==> flow/design.v <==
module ALU (
    input [15:0] data1,
    input [15:0] data2,
    input [3:0] alu_op,  
    output reg [15:0] result
);
    always @(*) begin
        case (alu_op)
            4'b0000: result = data1 + data2;  
            4'b0001: result = data1 - data2;  
            4'b0010: result = data1 & data2;  
            4'b0011: result = data1 | data2;  
            4'b0100: result = data1 ^ data2;  
            4'b0101: result = ~data1;         
            4'b0110: result = data1 << data2[3:0];  
            4'b0111: result = data1 >> data2[3:0];  
            4'b1000: result = (data1 < data2) ? 16'b1 : 16'b0;  
            default: result = 16'b0;
        endcase
    end
endmodule
module Control_Unit (
    input [15:0] instr,
    output reg [3:0] alu_op,
    output reg mem_read,
    output reg mem_write,
    output reg reg_write,
    output reg [3:0] write_reg
);
    always @(*) begin
        case(instr[15:12])
            4'b0000: begin  
                alu_op = 4'b0000;
                mem_read = 1'b0;
                mem_write = 1'b0;
                reg_write = 1'b0;
                write_reg = 4'b0000;
            end
            4'b0001: begin  
                alu_op = 4'b0000;
                mem_read = 1'b0;
                mem_write = 1'b0;
                reg_write = 1'b1;
                write_reg = instr[11:8];
            end
            4'b0010: begin  
                alu_op = 4'b0001;
                mem_read = 1'b0;
                mem_write = 1'b0;
                reg_write = 1'b1;
                write_reg = instr[11:8];
            end
            4'b0011: begin  
                alu_op = 4'b0010;
                mem_read = 1'b0;
                mem_write = 1'b0;
                reg_write = 1'b1;
                write_reg = instr[11:8];
            end
            4'b0100: begin  
                alu_op = 4'b0011;
                mem_read = 1'b0;
                mem_write = 1'b0;
                reg_write = 1'b1;
                write_reg = instr[11:8];
            end
            4'b0101: begin  
                alu_op = 4'b0000;  
                mem_read = 1'b1;
                mem_write = 1'b0;
                reg_write = 1'b1;
                write_reg = instr[11:8];
            end
            4'b0110: begin  
                alu_op = 4'b0000;  
                mem_read = 1'b0;
                mem_write = 1'b1;
                reg_write = 1'b0;
                write_reg = 4'b0000;
            end
            default: begin
                alu_op = 4'b0000;
                mem_read = 1'b0;
                mem_write = 1'b0;
                reg_write = 1'b0;
                write_reg = 4'b0000;
            end
        endcase
    end
endmodule
module Register_File (
    input clk,
    input reset,
    input [3:0] read_reg1,
    input [3:0] read_reg2,
    input [3:0] write_reg,
    input [15:0] write_data,
    input reg_write,
    output [15:0] reg_data1,
    output [15:0] reg_data2
);
    reg [15:0] registers [0:15];
    integer i;
    always @(posedge clk or posedge reset) begin
        if(reset) begin
            for(i=0;i<16;i=i+1)
                registers[i]<=16'b0;
                end
        else if (reg_write) begin
            registers[write_reg] <= write_data;
        end
    end
    assign reg_data1 = registers[read_reg1];
    assign reg_data2 = registers[read_reg2];
endmodule
module Hazard_Detection_Unit (
    input [15:0] if_id_instr,
    input id_ex_mem_read,
    input [3:0] id_ex_write_reg,
    output reg hazard_detected
);
    always @(*) begin
        hazard_detected = (id_ex_mem_read &&
                           (id_ex_write_reg == if_id_instr[11:8] ||
                            id_ex_write_reg == if_id_instr[7:4]));
    end
endmodule
module CPU (
    input clk, 
    input reset, 
    output [15:0] pc, 
    input [15:0] instr, 
    output [15:0] alu_out, 
    output mem_read, 
    output mem_write, 
    input [15:0] mem_data
);
    reg [15:0] pc_reg;
    reg [15:0] if_id_instr;
    reg [15:0] id_ex_reg_data1, id_ex_reg_data2;
    reg [3:0] id_ex_alu_op;
    reg [15:0] id_ex_instr;
    reg id_ex_mem_read, id_ex_mem_write, id_ex_reg_write;
    reg [3:0] id_ex_write_reg;
    wire [15:0] alu_result;
    wire hazard_detected;
    wire [15:0] rf_reg_data1, rf_reg_data2;
    wire [3:0] alu_op;
    wire reg_write;
    wire [3:0] write_reg;
    wire [15:0] write_data;
    reg [15:0] ex_mem_alu_result;
    reg ex_mem_mem_read, ex_mem_mem_write, ex_mem_reg_write;
    reg [3:0] ex_mem_write_reg;
    always @(posedge clk or posedge reset) begin
        if (reset) begin
            pc_reg <= 0;
            if_id_instr <= 16'b0;
        end else if (!hazard_detected) begin
            pc_reg <= pc_reg + 1;
            if_id_instr <= instr;
        end
    end
    Control_Unit cu (
        .instr(if_id_instr), 
        .alu_op(alu_op), 
        .mem_read(mem_read), 
        .mem_write(mem_write), 
        .reg_write(reg_write), 
        .write_reg(write_reg)
    );
    Register_File rf (
        .clk(clk), 
        .reset(reset),
        .read_reg1(if_id_instr[11:8]), 
        .read_reg2(if_id_instr[7:4]), 
        .write_reg(ex_mem_write_reg), 
        .write_data(write_data), 
        .reg_write(ex_mem_reg_write), 
        .reg_data1(rf_reg_data1), 
        .reg_data2(rf_reg_data2)
    );
    ALU alu (
        .data1(id_ex_reg_data1), 
        .data2(id_ex_reg_data2), 
        .alu_op(id_ex_alu_op), 
        .result(alu_result)
    );
    Hazard_Detection_Unit hdu (
        .if_id_instr(if_id_instr),
        .id_ex_mem_read(id_ex_mem_read),
        .id_ex_write_reg(id_ex_write_reg),
        .hazard_detected(hazard_detected)
    );
    assign pc = pc_reg;
    assign alu_out = ex_mem_alu_result;
    always @(posedge clk or posedge reset) begin
        if (reset) begin
            id_ex_reg_data1 <= 16'b0;
            id_ex_reg_data2 <= 16'b0;
            id_ex_alu_op <= 4'b0;
            id_ex_instr <= 16'b0;
            id_ex_mem_read <= 1'b0;
            id_ex_mem_write <= 1'b0;
            id_ex_reg_write <= 1'b0;
            id_ex_write_reg <= 4'b0;
        end else if (!hazard_detected) begin
            id_ex_reg_data1 <= rf_reg_data1;
            id_ex_reg_data2 <= rf_reg_data2;
            id_ex_alu_op <= alu_op;
            id_ex_instr <= if_id_instr;
            id_ex_mem_read <= mem_read;
            id_ex_mem_write <= mem_write;
            id_ex_reg_write <= reg_write;
            id_ex_write_reg <= write_reg;
        end
    end
    always @(posedge clk or posedge reset) begin
        if (reset) begin
            ex_mem_alu_result <= 16'b0;
            ex_mem_mem_read <= 1'b0;
            ex_mem_mem_write <= 1'b0;
            ex_mem_reg_write <= 1'b0;
            ex_mem_write_reg <= 4'b0;
        end else begin
            ex_mem_alu_result <= alu_result;
            ex_mem_mem_read <= id_ex_mem_read;
            ex_mem_mem_write <= id_ex_mem_write;
            ex_mem_reg_write <= id_ex_reg_write;
            ex_mem_write_reg <= id_ex_write_reg;
        end
    end
    assign write_data = ex_mem_mem_read ? mem_data : ex_mem_alu_result;
endmodule
Tool chain data of CPU:

What the tools print for CPU, step after step.
Line numbers count from 1 in the design file above.
A cell with n/a has no value.

* design top: CPU
* clock port: clk
* cell library: sky130hd
* corner: tt_025C_1v80

Word-level counts:

Counts by Yosys on the flattened word-level netlist (proc, flatten, opt, wreduce). Print and check cells are left out. Cells with the same type and inputs are merged into one.

* add/sub/neg operators: 3
* $mul: 0
* div/mod/pow operators: 0
* magnitude comparators: 1
* eq/ne operators: 61
* shifts and indexed selects: 2
* multiplexer cells: 10
* bitwise logic cells: 4
* reduce/logical cells: 23

Operators with widths (number)
* 16-bit case mux with 16-bit select: 2
* 16-bit case mux with 9-bit select: 1
* 4-bit == test (second input constant): 25
* 4-bit by 3-bit == test with 1-bit output (second input constant): 19
* 4-bit by 2-bit == test with 1-bit output (second input constant): 10
* 2-bit AND reduction: 16
* 4-bit by 1-bit == test with 1-bit output (second input constant): 5
* 16-bit by 1-bit adder with 16-bit output (second input constant): 1
* 16-bit adder: 1
* 16-bit subtractor: 1
* 16-bit < comparator: 1
* 16-bit bitwise AND: 1
* 16-bit OR: 1
* 16-bit bitwise XOR: 1
* 16-bit by 4-bit << shifter with 16-bit output: 1
* 16-bit by 4-bit right shift with 16-bit output: 1
* 16-bit inverter: 1
* 4-bit logical NOT: 4
* 16-bit 2-to-1 mux: 1
* 4-bit == test: 2
* 2-bit case mux with 3-bit select: 1
* 5-bit OR reduction: 1
* 4-bit 2-to-1 mux: 1
* 1-bit 2-to-1 mux: 4
* 1-bit logical AND: 1
* 1-bit logical OR: 1

* register bits: 352
* bits in latches: 0
* memory bits (writable): 0
* memory bits (read-only): 0
* word width x clocked read ports: 0
* memory cells: 0
* bits of input ports: 34
* output and inout port bits: 34

Logic depth:

Depth = most cells in a row (Yosys ltp): at word level without a register or memory, in the mapped netlist without a sequential cell, where the memories' decode and read muxes count.

* depth in word-level cells: 3
* ABC_AREA: 0
* mapped depth: 14

Netlist:

Yosys stat after the flow's synthesis: flattened, memories mapped to cells. It holds for the ABC_AREA given above (unset counts as 0); a run with the other value may have another netlist.
Totals and module areas in this step are rounded.

Cell types
* sky130_fd_sc_hd__dfrtp_1: number 347, total area 8.68E+03 sq um
* sky130_fd_sc_hd__a21oi_1: number 211, total area 1.06E+03 sq um
* sky130_fd_sc_hd__nor2_1: number 220, total area 825.792 sq um
* sky130_fd_sc_hd__o21ai_0: number 156, total area 780.749 sq um
* sky130_fd_sc_hd__nand2_1: number 199, total area 746.966 sq um
* sky130_fd_sc_hd__a22oi_1: number 85, total area 638.112 sq um
* sky130_fd_sc_hd__mux2i_1: number 36, total area 360.346 sq um
* sky130_fd_sc_hd__clkbuf_1: number 94, total area 352.838 sq um
* sky130_fd_sc_hd__xnor2_1: number 33, total area 289.027 sq um
* sky130_fd_sc_hd__a22o_1: number 30, total area 262.752 sq um
* sky130_fd_sc_hd__nand3_1: number 49, total area 245.235 sq um
* sky130_fd_sc_hd__buf_2: number 48, total area 240.23 sq um
* sky130_fd_sc_hd__ha_1: number 19, total area 237.728 sq um
* sky130_fd_sc_hd__mux2_2: number 21, total area 236.477 sq um
* sky130_fd_sc_hd__a32oi_1: number 25, total area 218.96 sq um
* sky130_fd_sc_hd__a222oi_1: number 18, total area 180.173 sq um
* sky130_fd_sc_hd__o211ai_1: number 18, total area 135.13 sq um
* sky130_fd_sc_hd__nand4_1: number 21, total area 131.376 sq um

Not listed: further types 65, cells in them 324.

* mapped cells: 1954
* mapped area: 18150 sq um
* flip-flop cells: 348
* buffers: 167

By module: a second synthesis without flattening, with its own total; a netlist apart from the flattened one above.

* cells (unflattened synthesis): 2055
* area (unflattened synthesis): 22150 sq um

Rows give one instance, submodules left out.

By module
* Register_File: instances 1, cells 1236, area 14360 sq um, sequential area 6406 sq um
* ALU: instances 1, cells 564, area 3934 sq um, sequential area 0.0 sq um
* CPU: instances 1, cells 226, area 3648 sq um, sequential area 2402 sq um
* Control_Unit: instances 1, cells 18, area 122.6 sq um, sequential area 0.0 sq um
* Hazard_Detection_Unit: instances 1, cells 11, area 90.1 sq um, sequential area 0.0 sq um

Timing after synthesis:

OpenSTA on the mapped netlist: ideal clock, no wires. The path of least setup slack (recovery checks aside). Input and output delay are each 20% of the period. Register names are those of the netlist, which keeps one name where synthesis merged equal registers.

* kind: flip-flop to flip-flop
* start: reg id_ex_reg_data2[4]
* end: reg ex_mem_alu_result[15]
* period: 3.5 ns
* setup time: 0.132 ns
* launch time at the first pin: 0.000 ns
* arrival: 2.818 ns
* required time: 3.368 ns
* setup slack: 0.550 ns
* path delay: 2.950 ns
* stages: 13
* buffers on the path: 0
* period reached after synthesis: 2.95 ns

"path delay" is the arrival time less input delay plus setup time.
"stages": output pins that drive a net of the path, with the launching flip-flop's if there is one; two outputs of one cell count as two.
"period reached after synthesis" = period - worst setup slack (recovery checks aside). The figure is calculated, with input and output delays left at 20% of the set period.
Between the ends stands the longest chain of elaborated cells between them, by number of cells; it is not shown to be the way that was timed. Of several equally long chains one is given.
A line is the first line of the expression or statement that the cell stems from. Yosys adds cells for indexed reads and writes and turns some case tables into memories.

* path through: sky130_fd_sc_hd__dfrtp_1 -> sky130_fd_sc_hd__or3_4 -> sky130_fd_sc_hd__nor3_1 -> sky130_fd_sc_hd__and3b_1 -> sky130_fd_sc_hd__a31oi_1 -> sky130_fd_sc_hd__xnor2_1 -> sky130_fd_sc_hd__ha_1 -> sky130_fd_sc_hd__and2_1 -> sky130_fd_sc_hd__and3_2 -> sky130_fd_sc_hd__a221o_1 -> sky130_fd_sc_hd__a31oi_1 -> sky130_fd_sc_hd__xnor2_1 -> sky130_fd_sc_hd__o211ai_2
* cells in the longest elaborated chain: 2

RTL lines, path post-synthesis
* start, declared: RTL line 140 `reg [15:0] id_ex_reg_data1, id_ex_reg_data2;`
* start, assigned: RTL line 200 `id_ex_reg_data2 <= 16'b0;`
* start, assigned: RTL line 209 `id_ex_reg_data2 <= rf_reg_data2;`
* 16-bit subtractor: RTL line 10 `4'b0001: result = data1 - data2;`
* 16-bit case mux with 9-bit select: RTL line 8 `case (alu_op)`
* end, assigned: RTL line 220 `ex_mem_alu_result <= 16'b0;`
* end, assigned: RTL line 226 `ex_mem_alu_result <= alu_result;`
* end, declared: RTL line 152 `reg [15:0] ex_mem_alu_result;`

Worst path after layout:

Path of least setup slack in the final report of record 1 (OpenROAD, finished layout, wires in). Where an end is a register, its clock arrival counts in the times.

* kind: flip-flop to flip-flop
* start: reg id_ex_reg_data2[4]
* end: reg ex_mem_alu_result[15]
* period: 3.14 ns
* setup time: 0.12 ns
* launch time at the first pin: 0.57 ns
* arrival: 3.49 ns
* required time: 3.58 ns
* setup slack: 0.09 ns
* stages: 13
* buffers on the path: 0

Between the ends stands the longest chain of elaborated cells between them, by number of cells; it is not shown to be the way that was timed. Of several equally long chains one is given.

* path through: sky130_fd_sc_hd__dfrtp_1 -> sky130_fd_sc_hd__or3_4 -> sky130_fd_sc_hd__nor3_4 -> sky130_fd_sc_hd__and3b_2 -> sky130_fd_sc_hd__a31oi_1 -> sky130_fd_sc_hd__xnor2_1 -> sky130_fd_sc_hd__ha_1 -> sky130_fd_sc_hd__a21o_1 -> sky130_fd_sc_hd__a21o_1 -> sky130_fd_sc_hd__a221o_1 -> sky130_fd_sc_hd__a31oi_1 -> sky130_fd_sc_hd__xnor2_1 -> sky130_fd_sc_hd__o211ai_2
* cells in the longest elaborated chain: 2

RTL lines, path after layout
* start, declared: RTL line 140 `reg [15:0] id_ex_reg_data1, id_ex_reg_data2;`
* start, assigned: RTL line 200 `id_ex_reg_data2 <= 16'b0;`
* start, assigned: RTL line 209 `id_ex_reg_data2 <= rf_reg_data2;`
* 16-bit subtractor: RTL line 10 `4'b0001: result = data1 - data2;`
* 16-bit case mux with 9-bit select: RTL line 8 `case (alu_op)`
* end, assigned: RTL line 220 `ex_mem_alu_result <= 16'b0;`
* end, assigned: RTL line 226 `ex_mem_alu_result <= alu_result;`
* end, declared: RTL line 152 `reg [15:0] ex_mem_alu_result;`

Subject: flow runs of CPU

Hi,

Design CPU on sky130hd. What follows are 3 stored runs of the flow, each under its own settings; their order means nothing. The constraints put input and output delay at 20% of the set period each and load the outputs with 0.01 pF.
"achieved period" is the run's clock period less its worst setup slack. It is reckoned from that one timing run; input and output delays stay at 20% of the period that was set.
"worst path time": the worst setup path's part of the clock period (all of it between registers, 20% less for each end at a port) less its slack. A launch clock that arrives late makes it longer, a capture clock that arrives late makes it shorter.
"power" rests on the timing tool's default activity at the inputs, not on a simulated workload.
Measured values are rounded.

### Record 1

==> flow/run.sh <==
#!/bin/bash
# the make line also repeats the synthesis and layout settings of config.mk as NAME=value (left out here)
make -C /OpenROAD-flow-scripts/flow DESIGN_CONFIG=/design/flow/config.mk WORK_HOME=/design/flow/orfs CLKGATE_MAP_FILE= finish
==> flow/config.mk <==
export PLATFORM = sky130hd
export DESIGN_NAME = CPU
export DESIGN_NICKNAME = CPU
export VERILOG_FILES = /design/flow/design.v
export SDC_FILE = /design/flow/constraint.sdc
export NUM_CORES = 4
export LEC_CHECK = 0
export CAP_MARGIN = 20
export CORE_MARGIN = 2
export CORE_UTILIZATION = 40
export SETUP_SLACK_MARGIN = 1.5
export SLEW_MARGIN = 20
==> flow/constraint.sdc <==
create_clock -name core_clock -period 3.14 [get_ports {clk}]
set_input_delay 0.6280 -clock core_clock [delete_from_list [all_inputs] [get_ports {clk}]]
set_output_delay 0.6280 -clock core_clock [all_outputs]
set_load 0.01 [all_outputs]

Results of record 1:
- Achieved period: 3.046 ns
- Power: 18,190 uW
- Worst path time: 3.05 ns
- Worst setup path type: flip-flop to flip-flop
- Die size: 47,110 sq um
- Chip area in the Yosys report: 18,150 sq um
- Standard-cell area after layout: 26,810 sq um
- Final worst hold slack: 0.386 ns
- Lowest setup slack: 0.094 ns
- Total negative slack on setup checks: 0.000 ns
- Post-route utilization: 0.595

### Record 2

==> flow/run.sh <==
#!/bin/bash
# the make line also repeats the synthesis and layout settings of config.mk as NAME=value (left out here)
make -C /OpenROAD-flow-scripts/flow DESIGN_CONFIG=/design/flow/config.mk WORK_HOME=/design/flow/orfs CLKGATE_MAP_FILE= finish
==> flow/config.mk <==
export PLATFORM = sky130hd
export DESIGN_NAME = CPU
export DESIGN_NICKNAME = CPU
export VERILOG_FILES = /design/flow/design.v
export SDC_FILE = /design/flow/constraint.sdc
export NUM_CORES = 4
export LEC_CHECK = 0
export CAP_MARGIN = 40
export CELL_PAD_IN_SITES_DETAIL_PLACEMENT = 0
export CORE_MARGIN = 2
export CORE_UTILIZATION = 59
export CTS_CLUSTER_DIAMETER = 163
export MAX_ROUTING_LAYER = met4
export PLACE_DENSITY_LB_ADDON = 0.27
export SLEW_MARGIN = 20
==> flow/constraint.sdc <==
create_clock -name core_clock -period 4.13 [get_ports {clk}]
set_input_delay 0.8260 -clock core_clock [delete_from_list [all_inputs] [get_ports {clk}]]
set_output_delay 0.8260 -clock core_clock [all_outputs]
set_load 0.01 [all_outputs]

Results of record 2:
- Achieved period: 3.457 ns
- Power: 12,170 uW
- Worst path time: 3.46 ns
- Worst setup path type: flip-flop to flip-flop
- Die size: 32,190 sq um
- Chip area in the Yosys report: 18,150 sq um
- Standard-cell area after layout: 20,660 sq um
- Final worst hold slack: 0.406 ns
- Lowest setup slack: 0.673 ns
- Total negative slack on setup checks: 0.000 ns
- Post-route utilization: 0.679

### Record 3

==> flow/run.sh <==
#!/bin/bash
# the make line also repeats the synthesis and layout settings of config.mk as NAME=value (left out here)
make -C /OpenROAD-flow-scripts/flow DESIGN_CONFIG=/design/flow/config.mk WORK_HOME=/design/flow/orfs CLKGATE_MAP_FILE= finish
==> flow/config.mk <==
export PLATFORM = sky130hd
export DESIGN_NAME = CPU
export DESIGN_NICKNAME = CPU
export VERILOG_FILES = /design/flow/design.v
export SDC_FILE = /design/flow/constraint.sdc
export NUM_CORES = 4
export LEC_CHECK = 0
export ABC_AREA = 0
export CAP_MARGIN = 0
export CELL_PAD_IN_SITES_DETAIL_PLACEMENT = 1
export CELL_PAD_IN_SITES_GLOBAL_PLACEMENT = 1
export CORE_MARGIN = 9
export CORE_UTILIZATION = 40
export CTS_CLUSTER_SIZE = 85
export HOLD_SLACK_MARGIN = 0.09
export MAX_ROUTING_LAYER = met4
export MIN_ROUTING_LAYER = met2
export PLACE_DENSITY = 0.36
export SLEW_MARGIN = 15
export TNS_END_PERCENT = 60
==> flow/constraint.sdc <==
create_clock -name core_clock -period 2.12 [get_ports {clk}]
set_input_delay 0.4240 -clock core_clock [delete_from_list [all_inputs] [get_ports {clk}]]
set_output_delay 0.4240 -clock core_clock [all_outputs]
set_load 0.01 [all_outputs]

Outcome of record 3: not finished: routing ended with error GRT-0232

Regards
